==> flow/design.v <==
`timescale 1ns / 1ps
module clock #(parameter start_time = 0, parameter end_time = 100)(
    input wire in,
    input wire rst,
    output reg out,
    output wire rise
);
    reg [31:0] counter;
    assign rise = (counter >= (end_time >> 1)) & ~out;
    always @(posedge in) begin
        if (rst) begin
            counter <= start_time;
            out <= 1'b0;
        end else begin
            counter <= (counter >= (end_time >> 1)) ? 1 : counter + 1;
            out <= (counter >= (end_time >> 1)) ? ~out : out;
        end
    end
endmodule
`timescale 1ns / 1ps
module stopwatch(clk, rst, btnS, btnR, sw, an, seg);
input clk;
input rst;
input btnS, btnR;
input [7:0] sw;
output reg [3:0] an;
output reg [7:0] seg;
reg [3:0] seg_value;
wire [3:0] seg3, seg2, seg1, seg0;
reg adj_sec;
reg adj;
reg digits_on;
wire one_hz_clk;
wire two_hz_clk;
wire segment_clk;
wire blink_clk;
wire debounce_clk;
wire one_hz_rise;
wire two_hz_rise;
wire segment_rise;
wire blink_rise;
wire debounce_rise;
reg [31:0] sec_counter;
reg [1:0] seg_index;
clock #(.start_time(0), .end_time(200)) my_one_hz_clk(.in(clk), .rst(rst), .out(one_hz_clk), .rise(one_hz_rise));
clock #(.start_time(0), .end_time(100)) my_two_hz_clk(.in(clk), .rst(rst), .out(two_hz_clk), .rise(two_hz_rise));
clock #(.start_time(0), .end_time(4)) my_segment_clk(.in(clk), .rst(rst), .out(segment_clk), .rise(segment_rise));
clock #(.start_time(0), .end_time(20)) my_blink_clk(.in(clk), .rst(rst), .out(blink_clk), .rise(blink_rise));
clock #(.start_time(0), .end_time(10)) my_debounce_clk(.in(clk), .rst(rst), .out(debounce_clk), .rise(debounce_rise));
wire [1:0] next_index = seg_index + 2'd1;
assign seg0 = (sec_counter % 60)  % 10;
assign seg1 = (sec_counter % 60)  / 10;
assign seg2 = (sec_counter / 60)  % 10;
assign seg3 = (sec_counter / 600) % 10;
always @(*) begin
    case (next_index)
        0: seg_value = (digits_on || ~sw[1]) ? seg0 : 10;
        1: seg_value = (digits_on || ~sw[1]) ? seg1 : 10;
        2: seg_value = (digits_on ||  sw[1]) ? seg2 : 10;
        default: seg_value = (digits_on ||  sw[1]) ? seg3 : 10;
    endcase
end
always @(posedge clk) begin
    if (rst) begin
        adj_sec   <= 1'b0;
        adj       <= 1'b0;
        seg_index <= 2'd0;
        an        <= 4'b1111;
        seg       <= 8'b11111111;
    end else if (segment_rise) begin
        adj_sec   <= sw[1];
        adj       <= sw[0];
        seg_index <= next_index;
        an        <= ~(4'b0001 << next_index);
        case (seg_value)
            0: seg <= ~8'b11111100;
            1: seg <= ~8'b01100000;
            2: seg <= ~8'b11011010;
            3: seg <= ~8'b11110010;
            4: seg <= ~8'b01100110;
            5: seg <= ~8'b10110110;
            6: seg <= ~8'b10111110;
            7: seg <= ~8'b11100000;
            8: seg <= ~8'b11111110;
            9: seg <= ~8'b11110110;
            default: seg <= 8'b11111111;
        endcase
    end
end
reg [1:0] reset_state;
reg [2:0] pause_state;
reg stop_tick;
reg has_ticked_once;
wire [1:0] reset_sample = {btnR, reset_state[1]};
wire [2:0] pause_sample = {pause_state[2] && btnS, btnS, pause_state[1]};
always @(posedge clk) begin
    if (rst) begin
        reset_state     <= 2'b00;
        pause_state     <= 3'b000;
        stop_tick       <= 1'b0;
        has_ticked_once <= 1'b0;
        sec_counter     <= 32'd0;
    end else if (debounce_rise) begin
        if (reset_sample == 2'b11) begin
            reset_state <= 2'b00;
            pause_state <= pause_sample;
            sec_counter <= 0;
        end else if (pause_sample == 3'b011) begin
            reset_state <= reset_sample;
            pause_state <= 3'b100;
            stop_tick   <= ~stop_tick;
        end else begin
            reset_state <= reset_sample;
            pause_state <= pause_sample;
            if (adj ? two_hz_clk : one_hz_clk) begin
                if (~has_ticked_once && ~stop_tick) begin
                    has_ticked_once <= 1'b1;
                    if (adj && ~adj_sec) begin
                        sec_counter <= (sec_counter / 60 >= 99)
                                  ? (sec_counter % 60)
                                  : (sec_counter + 60);
                    end else if (adj) begin
                        sec_counter <= (sec_counter / 60) * 60 + ((sec_counter + 1) % 60);
                    end else begin
                        sec_counter <= sec_counter + 1;
                    end
                end
            end else has_ticked_once <= 1'b0;
        end
    end
end
always @(posedge clk) begin
    if (rst)
        digits_on <= 1'b0;
    else if (blink_rise)
        digits_on <= (~adj || ~digits_on);
end
endmodule
## Tool chain data of stopwatch

Tool output for the design above, in the order of the flow.
Lines are those of the file above, counted from 1.
Operators: Yosys type, input widths -> output width; for muxes data width and select width s.
Library cell names are shortened.
The mark -- stands for no value.

| design | value |
|---|---|
| top | stopwatch |
| clock port | clk |
| library | sky130hd |
| timing corner | tt_025C_1v80 |

## Elaborated design

Source: Yosys, flattened and elaborated, memories not mapped. Widths are those after wreduce. Registers that Yosys merges into a memory's read port (data or address) are not register bits. Print and check cells do not count. Equal cells are merged and count once.
Memory sizes are those after Yosys's memory passes, which may raise the word count (mostly to a power of two), join words into wider ones and drop unused or constant bits.

| storage and ports | value |
|---|---|
| bits in read-only memories | 112 |
| register bits after elaboration | 221 |
| output and inout port bits | 12 |
| word width x clocked read ports | 7 |
| memories | 1 |

Memory list:

| memory | words | bits a word | read ports | wr ports | RTL line | RTL |
|---|---|---|---|---|---|---|
| (no name shown) | 16 | 7 | 1 | 0 | 75 | `case (seg_value)` |

| cells by class | value |
|---|---|
| $mul | 1 |
| equality and inequality tests | 6 |
| divide/modulo/power cells | 8 |
| bitwise logic cells | 17 |
| add/sub/neg operators | 9 |
| reductions and logical operators | 17 |
| shift-type cells | 1 |
| order comparisons | 6 |
| mux-type cells | 23 |

Operators by type and width:

| operator | count |
|---|---|
| $mod 32x4->32 const B | 3 |
| $mod 32x6->32 const B | 2 |
| $div 32x10->32 const B | 1 |
| $mux 32 | 7 |
| $add 32x1->32 const B | 6 |
| $div 32x6->32 const B | 1 |
| $div 32x4->32 const B | 1 |
| $mul 32x4->30 const B | 1 |
| $ge 32x7->1 const B | 2 |
| $ge 32x2->1 const B | 1 |
| $ge 32x3->1 const B | 1 |
| $add 32x32->32 | 1 |
| $ge 32x4->1 const B | 1 |
| $add 32x6->32 const B | 1 |
| $ge 32x6->1 const B | 1 |
| $mux 4 | 4 |
| $not 1->1 | 13 |
| $pmux 4 s3 | 1 |
| $reduce_or 2->1 | 5 |
| $reduce_and 4->1 | 2 |
| $mux 1 | 8 |
| $mux 3 | 2 |
| $shl 1x2->4 const A | 1 |
| $eq 2x2->1 const B | 2 |
| $reduce_bool 2->1 | 2 |
| $not 4->4 | 1 |
| $and 1x1->1 | 3 |
| $logic_and 1x1->1 | 3 |

Other operator kinds: 9; their cells: 11.

## Depth

Depth = most cells in a row (Yosys ltp): at word level without a register or memory, in the mapped netlist without a sequential cell, where the memories' decode and read muxes count.

| depth | value |
|---|---|
| depth after elaboration | 9 |
| ABC_AREA | 0 |
| depth in mapped cells | 111 |
| depth with buffers taken out | 103 |

## Mapped cells and area

Source: synth_stat.txt of the flow (Yosys; design flattened, memories mapped). It holds for the ABC_AREA given above (unset counts as 0); a run with the other value may have another netlist.

Cells by type:

| type | count | total area (sq um) |
|---|---|---|
| dfxtp_1 | 218 | 4.36E+03 |
| xnor2_1 | 207 | 1.81E+03 |
| a21oi_1 | 301 | 1.51E+03 |
| nor2_1 | 402 | 1.51E+03 |
| o21ai_0 | 276 | 1.38E+03 |
| nand2_1 | 352 | 1.32E+03 |
| ha_1 | 103 | 1.29E+03 |
| fa_1 | 52 | 1.04E+03 |
| nor3_1 | 157 | 785.754 |
| inv_1 | 169 | 634.358 |
| mux2i_1 | 61 | 610.586 |
| nand3_1 | 119 | 595.571 |
| a211oi_1 | 73 | 548.026 |
| xor2_1 | 60 | 525.504 |
| clkbuf_1 | 135 | 506.736 |
| a21o_1 | 66 | 495.475 |
| nor4_1 | 79 | 494.224 |
| o211ai_1 | 61 | 457.939 |

Not listed: further types 120, cells in them 1304.

| synthesis totals | value |
|---|---|
| standard cells after synthesis | 4195 |
| buffer cells | 190 |
| sequential part of the area | 0.0043642 sq mm |
| flip-flop cells | 218 |
| synthesis area | 0.0302978 sq mm |

By module: a second synthesis without flattening, with its own total; a netlist apart from the flattened one above.

| second synthesis, totals | value |
|---|---|
| cell total of the unflattened synthesis | 4263 |
| area (unflattened synthesis) | 0.0308283 sq mm |

Rows give one instance, submodules left out.

Modules:

| module | area (sq mm) | cells | instances | sequential area (sq mm) |
|---|---|---|---|---|
| stopwatch | 0.0264616 | 3941 | 1 | 0.001061 |
| clock | 0.0009071 | 73 | 1 | 0.0006606 |
| clock | 0.0008846 | 64 | 1 | 0.0006606 |
| clock | 0.0008758 | 68 | 1 | 0.0006606 |
| clock | 0.0008533 | 60 | 1 | 0.0006606 |
| clock | 0.0008458 | 57 | 1 | 0.0006606 |

## Worst setup path after synthesis

Source: OpenSTA report_checks on the synthesized netlist (no wires, ideal clock, input and output delay 20% of the period each), path of least setup slack; recovery checks are left aside. Register names are those of the netlist, which keeps one name where synthesis merged equal registers.

| timing path after synthesis | value |
|---|---|
| path kind | flip-flop to flip-flop |
| start point | reg sec_counter[3] |
| end point | reg sec_counter[31] |
| launch time at the first pin | 0.000 ns |
| slack | 9.071 ns |
| arrival time | 20.801 ns |
| stages | 106 |
| data required time | 29.872 ns |
| clock period | 30.0 ns |
| path delay | 20.929 ns |
| setup time | 0.128 ns |
| synthesis period reached | 20.929 ns |

"path delay" is the arrival time less input delay plus setup time.
"stages" counts driving pins, that of a launching flip-flop among them; a cell with two outputs on the path counts twice.
"synthesis period reached" is the clock period less the worst setup slack; recovery checks do not enter. This is arithmetic on one report: input and output delays are still those of the set period (20% each).
The rows between start and end are the longest chain of elaborated cells between them; the timing report does not say that the signal goes this way. Where chains are equally long, one stands for them.
A line is the first line of the expression or statement that the cell stems from. Yosys adds cells for indexed reads and writes and turns some case tables into memories.
At most two assigning lines are given for a register; there are more.

| on the way, after synthesis | value |
|---|---|
| cells stage by stage | dfxtp_1 clkbuf_1 inv_1 ha_1 nor4b_2 nand4_1 buf_2 nor4_2 o211ai_1 xnor2_1 clkbuf_1 nand4_1 nor3_1 nor2_1 maj3_1 o21ai_1 o21bai_1 a211o_1 (+70 left out) o21bai_1 a21o_1 a21o_1 a21oi_1 nor2b_1 o21a_1 o21a_1 o21a_1 o21ai_0 nand2b_1 a21oi_1 o21bai_1 a21oi_1 xnor2_1 a221oi_1 a211oi_1 a21oi_1 nor2_1 |
| length of the longest elaborated chain | 9 |
| elaborated cells between the ends (all ways) | 15 |

RTL lines, path after synthesis:

| what | RTL line | RTL |
|---|---|---|
| from (decl) | 43 | `reg [31:0] sec_counter;` |
| from (assign) | 119 | `sec_counter <= (sec_counter / 60 >= 99)` |
| from (assign) | 123 | `sec_counter <= (sec_counter / 60) * 60 + ((sec_counter + 1) % 60);` |
| $div 32x6->32 | 123 |  |
| $mul 32x4->30 | 123 |  |
| $add 32x32->32 | 123 |  |
| $mux 32 | 122 | `end else if (adj) begin` |
| $mux 32 | 118 | `if (adj && ~adj_sec) begin` |
| $mux 32 | 116 | `if (~has_ticked_once && ~stop_tick) begin` |
| $mux 32 | 115 | `if (adj ? two_hz_clk : one_hz_clk) begin` |
| $mux 32 | 108 | `end else if (pause_sample == 3'b011) begin` |
| $mux 32 | 104 | `if (reset_sample == 2'b11) begin` |
| to (assign) | 119 |  |
| to (assign) | 123 |  |
| to (decl) | 43 |  |

## Worst path after layout

From the final timing report of flow run 2: the path of least setup slack in the routed layout; clock arrival at registers is part of the times.

| timing path post-layout | value |
|---|---|
| path kind | flip-flop to flip-flop |
| start point | reg sec_counter[3] |
| end point | reg sec_counter[31] |
| clock period | 27.9 ns |
| arrival time | 25.60 ns |
| stages | 92 |
| data required time | 28.27 ns |
| slack | 2.67 ns |
| setup time | 0.14 ns |
| launch time at the first pin | 0.50 ns |

The rows between start and end are the longest chain of elaborated cells between them; the timing report does not say that the signal goes this way. Where chains are equally long, one stands for them.
At most two assigning lines are given for a register; there are more.

| on the way, post-layout | value |
|---|---|
| cells stage by stage | dfxtp_1 inv_1 ha_1 nor4b_2 buf_4 nand4_1 buf_4 nor3_1 a21oi_1 inv_2 o21ai_0 nand4_1 o31ai_1 a31oi_1 nand3_1 a32o_1 a2111oi_2 o32ai_1 (+56 left out) o21bai_1 a21o_1 a21o_1 a21oi_1 nor2b_1 o21a_1 o21a_1 o21a_1 o21ai_0 nand2b_1 a21oi_1 o21bai_1 a21oi_1 xnor2_1 a221oi_1 a211oi_1 a21oi_1 nor2_1 |
| length of the longest elaborated chain | 9 |
| elaborated cells between the ends (all ways) | 15 |

RTL lines, path post-layout:

| what | RTL line | RTL |
|---|---|---|
| from (decl) | 43 | `reg [31:0] sec_counter;` |
| from (assign) | 119 | `sec_counter <= (sec_counter / 60 >= 99)` |
| from (assign) | 123 | `sec_counter <= (sec_counter / 60) * 60 + ((sec_counter + 1) % 60);` |
| $div 32x6->32 | 123 |  |
| $mul 32x4->30 | 123 |  |
| $add 32x32->32 | 123 |  |
| $mux 32 | 122 | `end else if (adj) begin` |
| $mux 32 | 118 | `if (adj && ~adj_sec) begin` |
| $mux 32 | 116 | `if (~has_ticked_once && ~stop_tick) begin` |
| $mux 32 | 115 | `if (adj ? two_hz_clk : one_hz_clk) begin` |
| $mux 32 | 108 | `end else if (pause_sample == 3'b011) begin` |
| $mux 32 | 104 | `if (reset_sample == 2'b11) begin` |
| to (assign) | 119 |  |
| to (assign) | 123 |  |
| to (decl) | 43 |  |

Lab notebook: stopwatch

Measured data: module stopwatch, platform sky130hd, 5 stored runs of the flow under differing settings, order arbitrary. Input and output delays are each 20% of the period that was set; the output load is 0.01 pF.
"reached clock period" is the run's clock period less its worst setup slack. It is reckoned from that one timing run; input and output delays stay at 20% of the period that was set.
"critical path time" means the part of the period allowed to the worst setup path (the constraints hold back 20% at inputs and 20% at outputs) less its slack; where the path has registers, the arrival times of their clocks count too.
Among the settings, . means not set for that run.
Results: . = not shown.

| stored run | ABC_AREA | CAP_MARGIN | CELL_PAD_IN_SITES_DETAIL_PLACEMENT | CORE_ASPECT_RATIO | CORE_MARGIN | CORE_UTILIZATION | CTS_CLUSTER_DIAMETER | CTS_CLUSTER_SIZE | GPL_ROUTABILITY_DRIVEN | GPL_TIMING_DRIVEN | HOLD_SLACK_MARGIN | MAX_ROUTING_LAYER | MIN_ROUTING_LAYER | PLACE_DENSITY_LB_ADDON | SETUP_SLACK_MARGIN | SLEW_MARGIN | TNS_END_PERCENT | period_ns | PLACE_DENSITY | full die area (sq mm) | total negative slack on setup checks (ns) | critical path time (ns) | critical path type | final utilization (%) | setup slack of the worst path (ns) | post-route worst hold slack (ns) | standard-cell area after routing (sq mm) | reached clock period (ns) | cell area after synthesis (sq mm) |
|---|---|---|---|---|---|---|---|---|---|---|---|---|---|---|---|---|---|---|---|---|---|---|---|---|---|---|---|---|---|
| flow run 1 | 0 | 10 | 1 | 1.27 | 4 | 58 | 122 | 31 | 1 | 1 | -0.09 | met4 | met2 | 0.19 | 5.0 | 15 | 85 | 31.5 | . | . | . | . | . | . | . | . | . | . | . |
| flow run 2 | . | 20 | . | . | 2 | 40 | . | . | . | . | . | . | . | . | . | 20 | . | 27.9 | . | 0.077961 | 0.000 | 25.23 | flip-flop to flip-flop | 43.7 | 2.670 | 0.464 | 0.0326338 | 25.230 | 0.0302978 |
| flow run 3 | 0 | 10 | 1 | 1.27 | 4 | 58 | 122 | 31 | 1 | 1 | -0.09 | met4 | met2 | . | 5.0 | 10 | 85 | 40.7 | 0.37 | . | . | . | . | . | . | . | . | . | . |
| flow run 4 | . | 20 | . | . | 8 | 58 | . | 11 | . | 1 | . | . | . | 0.06 | 2.23 | 20 | . | 29.1 | . | 0.0598071 | 0.000 | 24.73 | flip-flop to flip-flop | 62.7 | 4.371 | 0.462 | 0.032276 | 24.729 | 0.0302978 |
| flow run 5 | 0 | 10 | 0 | 1.27 | 2 | 54 | 276 | 24 | 0 | 0 | . | . | . | 0.19 | 5.0 | 10 | 85 | 31.5 | . | 0.0580302 | 0.000 | 25.14 | flip-flop to flip-flop | 58.9 | 6.356 | 0.470 | 0.03261 | 25.144 | 0.0302978 |

Flow run 1: did not finish, routing stopped with GRT-0116
Flow run 3: did not finish, routing stopped with GRT-0116
